==> flow/design.v <==
module alu_v(wire_clock, wire_reset, enable_alu, m2, m3, m4, opCode, FR_in, FR_out, useCarry, flagToShifthAndRot, dec);
   input  wire         wire_clock;
   input  wire         wire_reset;
   input  wire         enable_alu;
   output reg  [15:0]  m2;
   input  wire [15:0]  m3;
   input  wire [15:0]  m4;
   input  wire [5:0]   opCode;
   input  wire [15:0]  FR_in;
   output reg  [15:0]  FR_out;
   input  wire         useCarry;
   input  wire [2:0]   flagToShifthAndRot;
   input  wire         dec;
   reg [15:0]  m2_next;
   reg [15:0]  FR_next;
   reg         m2_we;
   reg [31:0]  temp;
   reg [15:0]  m3c;
   wire        cin = useCarry & FR_out[11];
   always @* begin
      m2_next = m2;
      FR_next = FR_out;
      m2_we   = 1'b0;
      temp    = 32'h00000000;
      m3c     = 16'h0000;
      casez(opCode)
        6'b000110: begin
           FR_next = FR_in;
        end
        6'b100000: begin
           temp = {16'h0000, m3} + {16'h0000, m4} + {31'h0, cin};
           FR_next[11] = (temp > 32'h0000ffff);
           m2_next = temp[15:0];
           m2_we = 1'b1;
           FR_next[12] = (temp[15:0] == 16'h0000);
        end
        6'b100001: begin
           temp = {16'h0000, m3} - {16'h0000, m4} + {31'h0, cin};
           m3c = m3 + {15'h0000, cin};
           m2_we = 1'b1;
           if(m4 > m3c) begin
              FR_next[6] = 1'b1;
              m2_next = 16'h0000;
           end
           else begin
              FR_next[6] = 1'b0;
              m2_next = temp[15:0];
           end
           FR_next[12] = (temp[15:0] == 16'h0000);
        end
        6'b100010: begin
           temp = m3 * m4;
           m2_next = temp[15:0];
           m2_we = 1'b1;
           FR_next[10] = (temp > 32'h0000ffff);
           FR_next[12] = (temp[15:0] == 16'h0000);
        end
        6'b100011: begin
           m2_we = 1'b1;
           if(m4 == 16'h0000) begin
              FR_next[9] = 1'b1;
              m2_next = 16'h0000;
           end
           else begin
              FR_next[9] = 1'b0;
              m2_next = m3 / m4;
           end
           FR_next[12] = (m2_next == 16'h0000);
        end
        6'b100101: begin
           m2_we = 1'b1;
           if(m4 == 16'h0000) begin
              FR_next[9] = 1'b1;
              m2_next = 16'h0000;
           end
           else begin
              FR_next[9] = 1'b0;
              m2_next = m3 % m4;
           end
           FR_next[12] = (m2_next == 16'h0000);
        end
        6'b100100: begin
           m2_we = 1'b1;
           if(dec == 1'b0) begin
              m2_next = m3 + 16'h0001;
              FR_next[12] = 1'b0;
           end
           else begin
              m2_next = m3 - 16'h0001;
              FR_next[12] = (m2_next == 16'h0000);
           end
        end
        6'b010110: begin
           if(m3 == m4) FR_next[15:13] = 3'b001;
           if(m3 <  m4) FR_next[15:13] = 3'b010;
           if(m3 >  m4) FR_next[15:13] = 3'b100;
        end
        6'b010010: begin
           m2_next = m3 & m4;
           m2_we = 1'b1;
           if(m2_next == 16'h0000) FR_next[12] = 1'b1;
        end
        6'b010011: begin
           m2_next = m3 | m4;
           m2_we = 1'b1;
           if(m2_next == 16'h0000) FR_next[12] = 1'b1;
        end
        6'b010100: begin
           m2_next = m3 ^ m4;
           m2_we = 1'b1;
           if(m2_next == 16'h0000) FR_next[12] = 1'b1;
        end
        6'b010101: begin
           m2_next = ~m3;
           m2_we = 1'b1;
           if(m2_next == 16'h0000) FR_next[12] = 1'b1;
        end
        6'b010000: begin
           m2_we = 1'b1;
           casez(flagToShifthAndRot)
             3'b10?: m2_next = ((m3 << m4) & 16'hffff) | (m3 >> (16'h000f - m4));
             3'b11?: m2_next = ((m3 >> (16'h0010 - m4)) | (m3 << m4)) & 16'hffff;
             3'b00?: m2_next = m3 << m4;
             default: m2_next = m3 >> m4;
           endcase
        end
        default: begin
        end
      endcase
   end
   always @(posedge wire_clock) begin
      if(wire_reset) begin
         FR_out <= 16'h0000;
      end
      else if(enable_alu) begin
         FR_out <= FR_next;
         if(m2_we) m2 <= m2_next;
      end
   end
endmodule
module control_unit_v(wire_clock, wire_reset, bus_RAM_DATA_IN, bus_RAM_DATA_OUT, bus_RAM_ADDRESS, wire_RW, bus_keyboard, videoflag, bus_vga_pos, bus_vga_char, enable_alu, FR_in_at_control, FR_out_at_control, opcode, useCarry, flagToShifthAndRot, useDec, m2, m3, m4, data_debug, led);
   input  wire        wire_clock;
   input  wire        wire_reset;
   input  wire [15:0] bus_RAM_DATA_IN;
   output reg  [15:0] bus_RAM_DATA_OUT;
   output reg  [15:0] bus_RAM_ADDRESS;
   output reg         wire_RW;
   input  wire [7:0]  bus_keyboard;
   output reg         videoflag;
   output reg  [15:0] bus_vga_pos;
   output reg  [15:0] bus_vga_char;
   output reg         enable_alu;
   input  wire [15:0] FR_in_at_control;
   output reg  [15:0] FR_out_at_control;
   output reg  [5:0]  opcode;
   output reg         useCarry;
   output reg  [2:0]  flagToShifthAndRot;
   output reg         useDec;
   input  wire [15:0] m2;
   output reg  [15:0] m3;
   output reg  [15:0] m4;
   output wire [15:0] data_debug;
   output wire [15:0] led;
   reg [2:0]   stage;
   reg         processing_instruction;
   reg [15:0]  IR;
   reg [15:0]  PC;
   reg [15:0]  Rn [0:7];
   reg [15:0]  END;
   reg [15:0]  SP;
   assign led = 16'h0000;
   assign data_debug = 16'h0000;
   wire [2:0]  ra = IR[9:7];
   wire [2:0]  rb = IR[6:4];
   wire [2:0]  rc = IR[3:1];
   wire [15:0] FR = FR_in_at_control;
   reg cond;
   always @* begin
      case(IR[9:6])
        4'b0000: cond = 1'b1;
        4'b0001: cond = FR[13];
        4'b0010: cond = ~FR[13];
        4'b0011: cond = FR[12];
        4'b0100: cond = ~FR[12];
        4'b0101: cond = FR[11];
        4'b0110: cond = ~FR[11];
        4'b0111: cond = FR[15];
        4'b1000: cond = FR[14];
        4'b1001: cond = FR[15] | FR[13];
        4'b1010: cond = FR[14] | FR[13];
        4'b1011: cond = FR[10];
        4'b1100: cond = ~FR[10];
        4'b1101: cond = FR[6];
        4'b1110: cond = FR[9];
        default: cond = 1'b0;
      endcase
   end
   always @(posedge wire_clock) begin
      if(wire_reset) begin
         wire_RW <= 1'b0;
         PC <= 16'h0000;
         SP <= 16'h7ffc;
         videoflag <= 1'b0;
         enable_alu <= 1'b0;
         Rn[1] <= 16'h0121;
         Rn[3] <= 16'h0241;
         stage <= 3'd1;
         processing_instruction <= 1'b0;
      end
      else begin
         stage <= stage + 3'd1;
         enable_alu <= 1'b0;
         if(processing_instruction == 1'b0) begin
            case(stage)
              3'd1: begin
                 bus_RAM_ADDRESS <= PC;
              end
              3'd2: begin
                 processing_instruction <= 1'b1;
                 IR <= bus_RAM_DATA_IN;
                 PC <= PC + 16'h0001;
                 stage <= 3'd1;
              end
              default: ;
            endcase
         end
         else begin
            casez(IR)
              16'b110000??????????: begin
                 case(stage)
                   3'd1: bus_RAM_ADDRESS <= PC;
                   3'd2: END <= bus_RAM_DATA_IN;
                   3'd3: bus_RAM_ADDRESS <= END;
                   3'd4: begin
                      PC <= PC + 16'h0001;
                      Rn[ra] <= bus_RAM_DATA_IN;
                      processing_instruction <= 1'b0;
                      stage <= 3'd1;
                   end
                   default: ;
                 endcase
              end
              16'b110001??????????: begin
                 case(stage)
                   3'd1: bus_RAM_ADDRESS <= PC;
                   3'd2: END <= bus_RAM_DATA_IN;
                   3'd3: bus_RAM_ADDRESS <= END;
                   3'd4: begin
                      wire_RW <= 1'b1;
                      bus_RAM_DATA_OUT <= Rn[ra];
                   end
                   3'd5: begin
                      PC <= PC + 16'h0001;
                      wire_RW <= 1'b0;
                      processing_instruction <= 1'b0;
                      stage <= 3'd1;
                   end
                   default: ;
                 endcase
              end
              16'b111101??????????: begin
                 case(stage)
                   3'd1: bus_RAM_ADDRESS <= Rn[ra];
                   3'd2: begin
                      wire_RW <= 1'b1;
                      bus_RAM_DATA_OUT <= Rn[rb];
                   end
                   3'd3: begin
                      wire_RW <= 1'b0;
                      processing_instruction <= 1'b0;
                      stage <= 3'd1;
                   end
                   default: ;
                 endcase
              end
              16'b111100??????????: begin
                 case(stage)
                   3'd1: bus_RAM_ADDRESS <= Rn[rb];
                   3'd2: begin
                      Rn[ra] <= bus_RAM_DATA_IN;
                      processing_instruction <= 1'b0;
                      stage <= 3'd1;
                   end
                   default: ;
                 endcase
              end
              16'b111000??????????: begin
                 case(stage)
                   3'd1: bus_RAM_ADDRESS <= PC;
                   3'd2: begin
                      Rn[ra] <= bus_RAM_DATA_IN;
                      PC <= PC + 16'h0001;
                      processing_instruction <= 1'b0;
                      stage <= 3'd1;
                   end
                   default: ;
                 endcase
              end
              16'b110011??????????: begin
                 case(stage)
                   3'd1: begin
                      casez(IR[1:0])
                        2'b?0: Rn[ra] <= Rn[rb];
                        2'b01: Rn[ra] <= SP;
                        2'b11: SP <= Rn[ra];
                      endcase
                   end
                   3'd2: begin
                      processing_instruction <= 1'b0;
                      stage <= 3'd1;
                   end
                   default: ;
                 endcase
              end
              16'b110010??????????: begin
                 case(stage)
                   3'd1: begin
                      bus_vga_pos <= Rn[rb];
                      bus_vga_char <= Rn[ra];
                   end
                   3'd2: begin
                      if(bus_vga_char[11:8] == 4'h0)
                        bus_vga_char <= Rn[ra] + 16'h0f00;
                      else if(bus_vga_char[11:8] == 4'hf)
                        bus_vga_char <= Rn[ra] - 16'h0f00;
                   end
                   3'd3: videoflag <= 1'b1;
                   3'd4: videoflag <= 1'b0;
                   3'd5: begin
                      processing_instruction <= 1'b0;
                      stage <= 3'd1;
                   end
                   default: ;
                 endcase
              end
              16'b110101??????????: begin
                 case(stage)
                   3'd1: Rn[ra] <= {8'h00, bus_keyboard};
                   3'd2: begin
                      processing_instruction <= 1'b0;
                      stage <= 3'd1;
                   end
                   default: ;
                 endcase
              end
              16'b000101??????????: begin
                 case(stage)
                   3'd1: bus_RAM_ADDRESS <= SP;
                   3'd2: begin
                      wire_RW <= 1'b1;
                      if(IR[6] == 1'b0)
                        bus_RAM_DATA_OUT <= Rn[ra];
                      else
                        bus_RAM_DATA_OUT <= FR;
                   end
                   3'd3: begin
                      wire_RW <= 1'b0;
                      processing_instruction <= 1'b0;
                      stage <= 3'd1;
                      SP <= SP - 16'h0001;
                   end
                   default: ;
                 endcase
              end
              16'b000110??????????: begin
                 case(stage)
                   3'd1: SP <= SP + 16'h0001;
                   3'd2: bus_RAM_ADDRESS <= SP;
                   3'd3: begin
                      if(IR[6] == 1'b0) begin
                         Rn[ra] <= bus_RAM_DATA_IN;
                      end
                      else begin
                         FR_out_at_control <= bus_RAM_DATA_IN;
                         opcode <= IR[15:10];
                         enable_alu <= 1'b1;
                      end
                   end
                   3'd6: begin
                      processing_instruction <= 1'b0;
                      stage <= 3'd1;
                   end
                   default: ;
                 endcase
              end
              16'b000100??????????: begin
                 case(stage)
                   3'd1: SP <= SP + 16'h0001;
                   3'd2: bus_RAM_ADDRESS <= SP;
                   3'd3: PC <= bus_RAM_DATA_IN;
                   3'd4: begin
                      PC <= PC + 16'h0001;
                      processing_instruction <= 1'b0;
                      stage <= 3'd1;
                   end
                   default: ;
                 endcase
              end
              16'b100000??????????, 16'b100001??????????, 16'b100010??????????,
              16'b100011??????????, 16'b100101??????????, 16'b010010??????????,
              16'b010011??????????, 16'b010100??????????, 16'b010101??????????,
              16'b100100??????????, 16'b010110??????????, 16'b010000??????????: begin
                 case(stage)
                   3'd1: begin
                      opcode <= IR[15:10];
                      enable_alu <= 1'b1;
                      casez(IR[15:10])
                        6'b100100: begin
                           m3 <= Rn[ra];
                           useDec <= IR[6];
                        end
                        6'b010110: begin
                           m3 <= Rn[ra];
                           m4 <= Rn[rb];
                        end
                        6'b010101: begin
                           m3 <= Rn[rb];
                        end
                        6'b010000: begin
                           m3 <= Rn[ra];
                           m4 <= {12'h000, IR[3:0]};
                           flagToShifthAndRot <= IR[6:4];
                        end
                        6'b10000?: begin
                           m3 <= Rn[rb];
                           m4 <= Rn[rc];
                           useCarry <= IR[0];
                        end
                        default: begin
                           m3 <= Rn[rb];
                           m4 <= Rn[rc];
                        end
                      endcase
                   end
                   3'd6: begin
                      if(IR[15:10] == 6'b010110)
                        bus_vga_char <= FR;
                      else
                        Rn[ra] <= m2;
                      if(IR[15:10] == 6'b010100)
                        bus_vga_char <= m2;
                      processing_instruction <= 1'b0;
                      stage <= 3'd1;
                   end
                   default: ;
                 endcase
              end
              16'b000010??????????: begin
                 case(stage)
                   3'd1: bus_RAM_ADDRESS <= PC;
                   3'd2: if(cond) PC <= bus_RAM_DATA_IN - 16'h0001;
                   3'd3: PC <= PC + 16'h0001;
                   3'd4: begin
                      processing_instruction <= 1'b0;
                      stage <= 3'd1;
                   end
                   default: ;
                 endcase
              end
              16'b000011??????????: begin
                 case(stage)
                   3'd1: bus_RAM_ADDRESS <= SP;
                   3'd2: begin
                      wire_RW <= 1'b1;
                      bus_RAM_DATA_OUT <= PC;
                   end
                   3'd3: wire_RW <= 1'b0;
                   3'd4: bus_RAM_ADDRESS <= PC;
                   3'd5: begin
                      if(cond) begin
                         PC <= bus_RAM_DATA_IN - 16'h0001;
                         SP <= SP - 16'h0001;
                      end
                   end
                   3'd6: PC <= PC + 16'h0001;
                   3'd7: begin
                      processing_instruction <= 1'b0;
                      stage <= 3'd1;
                   end
                   default: ;
                 endcase
              end
              default: begin
                 wire_RW <= 1'b0;
                 processing_instruction <= 1'b0;
                 stage <= 3'd1;
              end
            endcase
         end
      end
   end
endmodule
module  cpu_v(wire_clock, wire_reset, bus_RAM_DATA_IN,bus_RAM_DATA_OUT,bus_RAM_ADDRESS,wire_RW, bus_keyboard, videoflag, bus_vga_pos, bus_vga_char,data_debug, led);
   input wire         wire_clock;
   input wire         wire_reset;
   input wire [15:0]  bus_RAM_DATA_IN;
   output wire [15:0]  bus_RAM_DATA_OUT;
   output wire [15:0]  bus_RAM_ADDRESS;
   output wire         wire_RW;
   input  wire [7:0]  bus_keyboard;
   output wire         videoflag;
   output wire [15:0]  bus_vga_pos;
   output wire [15:0]  bus_vga_char;
   output wire [15:0]  data_debug;
   output wire [15:0]  led;
   wire [15:0]         m2;
   wire [15:0]         m3;
   wire [15:0]         m4;
   wire                enable_alu;
   wire [5:0]          opCode;
   wire                useCarry;
   wire                useDec;
   wire [15:0]         FR_in_at_control;
   wire [15:0]         FR_out_at_control;
   wire [2:0]          flagToShifthAndRot;
   alu_v alu_v_dut(wire_clock,wire_reset,enable_alu,m2,m3,m4,opCode,FR_out_at_control,FR_in_at_control,useCarry,flagToShifthAndRot,useDec);
   control_unit_v control_v_dut(wire_clock, wire_reset, bus_RAM_DATA_IN,bus_RAM_DATA_OUT,bus_RAM_ADDRESS,wire_RW, bus_keyboard, videoflag, bus_vga_pos, bus_vga_char,enable_alu,FR_in_at_control,FR_out_at_control,opCode,useCarry,flagToShifthAndRot,useDec,m2,m3,m4,data_debug, led);
endmodule
From RTL to reports: cpu_v
What the tools print for cpu_v, step after step.
Line numbers count from 1 in the design file above.
Operators: Yosys type, input widths -> output width; for muxes data width and select width s.
A cell with -- has no value.
Inputs
  design top: cpu_v
  clock: wire_clock
  cell library: sky130hd
  corner: tt_025C_1v80

Word level
Counts by Yosys on the flattened word-level netlist (proc, flatten, opt, wreduce; memories kept). Print and check cells are left out.
Memory sizes are those after Yosys's memory passes, which may raise the word count (mostly to a power of two), join words into wider ones and drop unused or constant bits.
Bit counts
  bits in writable memories: 128
  clocked read ports x word width: 48
  output and inout bits: 98
  register bits: 226
  cells after elaboration: 435
  memories: 1
Operators by class
  multiply operators: 1
  div/mod/pow operators: 2
  add/sub/neg operators: 16
  equality and inequality tests: 104
  bitwise operators: 25
  reductions and logical operators: 71
  shift operators: 4
  magnitude comparators: 5
  multiplexer cells: 178
Memory list
  control_v_dut.Rn: depth 8, bits a word 16, rd ports 3, wr ports 2, line 168  | reg [15:0]  Rn [0:7];
Operator list (count)
  $mux 16: 78
  $mul 16x16->32: 1
  $div 16x16->16: 1
  $mod 16x16->16: 1
  $pmux 16 s2: 7
  $logic_not 16->1: 11
  $pmux 16 s11: 1
  $pmux 16 s4: 2
  $eq 6x6->1 const B: 20
  $pmux 16 s7: 1
  $pmux 16 s6: 1
  $pmux 16 s3: 2
  $eq 6x5->1 const B: 12
  $gt 32x16->1 const B: 2
  $mux 1: 52
  $add 16x1->16 const B: 3
  $sub 16x1->16 const B: 3
  $or 16x16->16: 3
  $shr 16x16->16: 3
  $mux 3: 14
  $add 16x1->16: 2
  $gt 16x16->1: 2
  $ne 2x1->1 const B: 16
  $add 32x1->32: 1
  $eq 4x4->1 const B: 8
  $reduce_and 5->1: 5
  $eq 6x3->1 const B: 4
  $reduce_bool 11->1: 2
Other operator kinds: 62; their cells: 148.

Longest topological paths
Depth = most cells in a row (Yosys ltp): at word level without a register or memory, in the mapped netlist without a sequential cell, where the memories' decode and read muxes count.
Depth
  word-level depth: 14
  ABC_AREA: 0
  mapped depth: 137

After synthesis
Yosys stat after the flow's synthesis: flattened, memories mapped to cells. It holds for the ABC_AREA given above (unset counts as 0); a run with the other value may have another netlist.
Totals and module areas in this step are rounded.
Mapped netlist
  sequential area: 10100 um2
  flip-flops: 362
  cell area after synthesis: 43900 um2
  standard cells after synthesis: 5090
Cell types (count)
  sky130_fd_sc_hd__edfxtp_1: 282
  sky130_fd_sc_hd__ha_1: 360
  sky130_fd_sc_hd__fa_1: 207
  sky130_fd_sc_hd__mux4_2: 103
  sky130_fd_sc_hd__nand2_1: 525
  sky130_fd_sc_hd__nor2_1: 524
  sky130_fd_sc_hd__a21oi_1: 325
  sky130_fd_sc_hd__dfxtp_1: 80
  sky130_fd_sc_hd__inv_1: 373
  sky130_fd_sc_hd__xnor2_1: 137
  sky130_fd_sc_hd__mux2i_1: 113
  sky130_fd_sc_hd__o21ai_0: 208
  sky130_fd_sc_hd__clkbuf_1: 243
  sky130_fd_sc_hd__nor3_1: 153
  sky130_fd_sc_hd__xor2_1: 72
  sky130_fd_sc_hd__o211ai_1: 73
  sky130_fd_sc_hd__nand3_1: 106
  sky130_fd_sc_hd__mux2_2: 47
Not listed: further types 89, cells in them 1159.
By module: a second synthesis without flattening, with its own total; a netlist apart from the flattened one above.
Second synthesis, totals
  cells (unflattened synthesis): 5037
  area (unflattened synthesis): 44100 um2
Each row is one instance without its submodules.
Modules
  alu_v: times used 1, area 23900 um2, cells 3240
  control_unit_v: times used 1, area 20200 um2, cells 1797
  cpu_v: times used 1, area 0.0 um2, cells 0

Timing after synthesis
Source: OpenSTA report_checks on the synthesized netlist (no wires, ideal clock, input and output delay 20% of the period each), path of least setup slack; recovery checks are left aside. Register names are those of the netlist, which keeps one name where synthesis merged equal registers.
Timing path post-synthesis
  kind: register to register
  from: register control_v_dut.m4[0]
  to: register alu_v_dut.FR_out[12]
  period: 32000 ps
  arrival: 27353 ps
  slack: 4574 ps
  data required time: 31927 ps
  time at the first pin: 0 ps
  delay of the path: 27426 ps
  path buffers: 13
  setup time: 73 ps
  stages: 120
  synthesis period reached: 27426 ps
"delay of the path" is the arrival time less input delay plus setup time.
"stages": output pins that drive a net of the path, with the launching flip-flop's if there is one; two outputs of one cell count as two.
"synthesis period reached" is the clock period less the worst setup slack; recovery checks do not enter. This is arithmetic on one report: input and output delays are still those of the set period (20% each).
The rows between start and end are the longest chain of elaborated cells between them; the timing report does not say that the signal goes this way. Where chains are equally long, one stands for them.
A line is the first line of the expression or statement that the cell stems from. Yosys adds cells for indexed reads and writes and turns some case tables into memories.
A register here has more assigning lines than the two given.
On the way, post-synthesis
  cell sequence: sky130_fd_sc_hd__edfxtp_1 -> sky130_fd_sc_hd__clkbuf_1 -> sky130_fd_sc_hd__inv_2 -> sky130_fd_sc_hd__buf_1 -> sky130_fd_sc_hd__ha_1 -> sky130_fd_sc_hd__nor4b_1 -> sky130_fd_sc_hd__nand4_1 -> sky130_fd_sc_hd__nor2_1 -> sky130_fd_sc_hd__nor2_1 -> sky130_fd_sc_hd__ha_1 -> sky130_fd_sc_hd__o21a_1 -> sky130_fd_sc_hd__nor2_1 -> sky130_fd_sc_hd__or4_1 -> sky130_fd_sc_hd__nand2_1 -> sky130_fd_sc_hd__ha_1 -> sky130_fd_sc_hd__nand4_1 -> sky130_fd_sc_hd__o32ai_4 -> sky130_fd_sc_hd__nand2_2 -> [84 not listed] -> sky130_fd_sc_hd__o2111a_1 -> sky130_fd_sc_hd__a311o_1 -> sky130_fd_sc_hd__a31o_2 -> sky130_fd_sc_hd__clkbuf_1 -> sky130_fd_sc_hd__clkbuf_1 -> sky130_fd_sc_hd__nor2_1 -> sky130_fd_sc_hd__nor2_1 -> sky130_fd_sc_hd__ha_1 -> sky130_fd_sc_hd__and3_1 -> sky130_fd_sc_hd__and3_1 -> sky130_fd_sc_hd__a211o_1 -> sky130_fd_sc_hd__o22ai_1 -> sky130_fd_sc_hd__nor2_1 -> sky130_fd_sc_hd__a222oi_1 -> sky130_fd_sc_hd__nand4_1 -> sky130_fd_sc_hd__nor4_2 -> sky130_fd_sc_hd__nand4b_1 -> sky130_fd_sc_hd__o211ai_2
  length of the longest elaborated chain: 5
  elaborated cells between the ends (all ways): 31
  those cells by class: add/sub: 4; mul: 1; div: 2; eq/ne: 3; mux: 8; logic: 3; reduce/logical: 10
Ends and longest elaborated chain, post-synthesis
  start, declared: line 161  | output reg  [15:0] m4;
  start, assigned: line 414  | m4 <= Rn[rb];
  start, assigned: line 421  | m4 <= {12'h000, IR[3:0]};
  $mod 16x16->16: line 78  | m2_next = m3 % m4;
  $mux 16: line 72  | if(m4 == 16'h0000) begin
  $mux 16: line 26  | casez(opCode)
  $logic_not 16->1: line 80  | FR_next[12] = (m2_next == 16'h0000);
  $pmux 1 s11: line 26
  end, assigned: line 133  | FR_out <= 16'h0000;
  end, assigned: line 136  | FR_out <= FR_next;
  end, declared: line 10  | output reg  [15:0]  FR_out;

Timing after layout
From the final timing report of stored run 1: the path of least setup slack in the routed layout; clock arrival at registers is part of the times.
The path's times are printed in steps of 10 ps; the period is the one set.
Timing path after layout
  kind: register to register
  from: register control_v_dut.m4[15]
  to: register alu_v_dut.m2[1]
  path buffers: 3
  setup time: 310 ps
  time at the first pin: 580 ps
  arrival: 31860 ps
  slack: 2210 ps
  data required time: 34070 ps
  stages: 112
  period: 33800 ps
A register here has more assigning lines than the two given.
On the way, after layout
  cell sequence: sky130_fd_sc_hd__edfxtp_1 -> sky130_fd_sc_hd__buf_4 -> sky130_fd_sc_hd__nor4_4 -> sky130_fd_sc_hd__buf_4 -> sky130_fd_sc_hd__and3_1 -> sky130_fd_sc_hd__a22o_1 -> sky130_fd_sc_hd__nor2_1 -> sky130_fd_sc_hd__ha_1 -> sky130_fd_sc_hd__o21a_1 -> sky130_fd_sc_hd__nor2_1 -> sky130_fd_sc_hd__o32ai_1 -> sky130_fd_sc_hd__o21ai_1 -> sky130_fd_sc_hd__ha_1 -> sky130_fd_sc_hd__nand4_1 -> sky130_fd_sc_hd__o32ai_4 -> sky130_fd_sc_hd__nand2_2 -> sky130_fd_sc_hd__nand2_1 -> sky130_fd_sc_hd__o31ai_1 -> [76 not listed] -> sky130_fd_sc_hd__nand2b_1 -> sky130_fd_sc_hd__o2111a_1 -> sky130_fd_sc_hd__a311o_1 -> sky130_fd_sc_hd__a31o_2 -> sky130_fd_sc_hd__nor3_1 -> sky130_fd_sc_hd__a31oi_1 -> sky130_fd_sc_hd__nand2_1 -> sky130_fd_sc_hd__ha_1 -> sky130_fd_sc_hd__nand2_1 -> sky130_fd_sc_hd__o2111ai_1 -> sky130_fd_sc_hd__nand3_1 -> sky130_fd_sc_hd__a21oi_1 -> sky130_fd_sc_hd__o22a_1 -> sky130_fd_sc_hd__nor2_1 -> sky130_fd_sc_hd__a21oi_1 -> sky130_fd_sc_hd__nor2_1 -> sky130_fd_sc_hd__a21oi_1 -> sky130_fd_sc_hd__a21oi_1
  elaborated cells between the ends (all ways): 19
  those cells by class: add/sub: 2; div: 2; compare: 1; shift: 4; mux: 7; logic: 2; reduce/logical: 1
Ends and longest elaborated chain, after layout
  start, declared: line 161  | output reg  [15:0] m4;
  start, assigned: line 414  | m4 <= Rn[rb];
  start, assigned: line 421  | m4 <= {12'h000, IR[3:0]};
  end, assigned: line 137  | if(m2_we) m2 <= m2_next;
  end, declared: line 5  | output reg  [15:0]  m2;
No chain of elaborated cells between the ends is given.

Measured results for cpu_v: 6 stored runs of the Yosys and OpenROAD flow on sky130hd. The settings differ; the order carries no meaning. The constraints put input and output delay at 20% of the set period each and load the outputs with 0.01 pF.
By "time used up by the worst setup path" is meant the share of the clock period that the worst setup path is allowed (20% is reserved at inputs, 20% at outputs), minus its slack. Clock arrival times at its registers enter into it.
"time used up by the worst setup path" is known to 10 ps.
Measured values are rounded.

==> stored run 1: settings <==
{ "CORE_UTILIZATION": 40, "period_ns": 33.8, "CAP_MARGIN": 20, "CORE_MARGIN": 2, "SLEW_MARGIN": 20 }
==> stored run 1: results <==
worst setup slack after layout: 2,210 ps
final setup TNS: 0 ps
time used up by the worst setup path: 31,590 ps
type of the worst setup path: register to register
area inside the die boundary: 112,000 um2
chip area in the Yosys report: 43,900 um2
utilization of the finished layout: 44.0%

==> stored run 2: settings <==
{ "CORE_UTILIZATION": 40, "period_ns": 31.1, "CAP_MARGIN": 20, "CORE_MARGIN": 2, "SLEW_MARGIN": 20 }
==> stored run 2: results <==
time used up by the worst setup path: 29,520 ps
type of the worst setup path: register to register
worst setup slack after layout: 1,580 ps
area inside the die boundary: 112,000 um2
chip area in the Yosys report: 43,900 um2
utilization of the finished layout: 44.1%
final setup TNS: 0 ps

==> stored run 3: settings <==
{ "CAP_MARGIN": 0, "CORE_ASPECT_RATIO": 0.61, "CORE_UTILIZATION": 39, "GPL_TIMING_DRIVEN": 0, "HOLD_SLACK_MARGIN": -0.07, "MAX_ROUTING_LAYER": "met5", "MIN_ROUTING_LAYER": "met1", "SETUP_SLACK_MARGIN": 5.0, "period_ns": 31.6, "CORE_MARGIN": 2, "SLEW_MARGIN": 20 }
==> stored run 3: results <==
utilization of the finished layout: 47.5%
final setup TNS: 0 ps
area inside the die boundary: 115,000 um2
worst setup slack after layout: 5,060 ps
time used up by the worst setup path: 26,540 ps
type of the worst setup path: register to register
chip area in the Yosys report: 43,900 um2

==> stored run 4: settings <==
{ "ABC_AREA": 1, "CORE_ASPECT_RATIO": 0.59, "CORE_MARGIN": 4, "CORE_UTILIZATION": 57, "CTS_CLUSTER_DIAMETER": 100, "CTS_CLUSTER_SIZE": 32, "GPL_TIMING_DRIVEN": 0, "MAX_ROUTING_LAYER": "met4", "period_ns": 33.1, "CAP_MARGIN": 20, "SLEW_MARGIN": 20 }
==> stored run 4: results <==
chip area in the Yosys report: 44,700 um2
time used up by the worst setup path: 29,790 ps
type of the worst setup path: register to register
utilization of the finished layout: 61.9%
final setup TNS: 0 ps
area inside the die boundary: 83,100 um2
worst setup slack after layout: 3,310 ps

==> stored run 5: settings <==
{ "CORE_ASPECT_RATIO": 1.65, "CORE_UTILIZATION": 59, "CTS_CLUSTER_SIZE": 95, "GPL_ROUTABILITY_DRIVEN": 1, "PLACE_DENSITY": 0.5, "SETUP_SLACK_MARGIN": 4.52, "period_ns": 24.9, "CAP_MARGIN": 20, "CORE_MARGIN": 2, "SLEW_MARGIN": 20 }
==> stored run 5: results <==
area inside the die boundary: 76,700 um2
final setup TNS: -1,280 ps
worst setup slack after layout: -163 ps
time used up by the worst setup path: 25,060 ps
type of the worst setup path: register to register
utilization of the finished layout: 73.4%
chip area in the Yosys report: 43,900 um2

==> stored run 6: settings <==
{ "CELL_PAD_IN_SITES_DETAIL_PLACEMENT": 2, "CORE_UTILIZATION": 40, "CTS_CLUSTER_DIAMETER": 198, "GPL_ROUTABILITY_DRIVEN": 0, "period_ns": 32.0, "CAP_MARGIN": 20, "CORE_MARGIN": 2, "SLEW_MARGIN": 20 }
==> stored run 6: results <==
no final report: routing broke off with GRT-0232
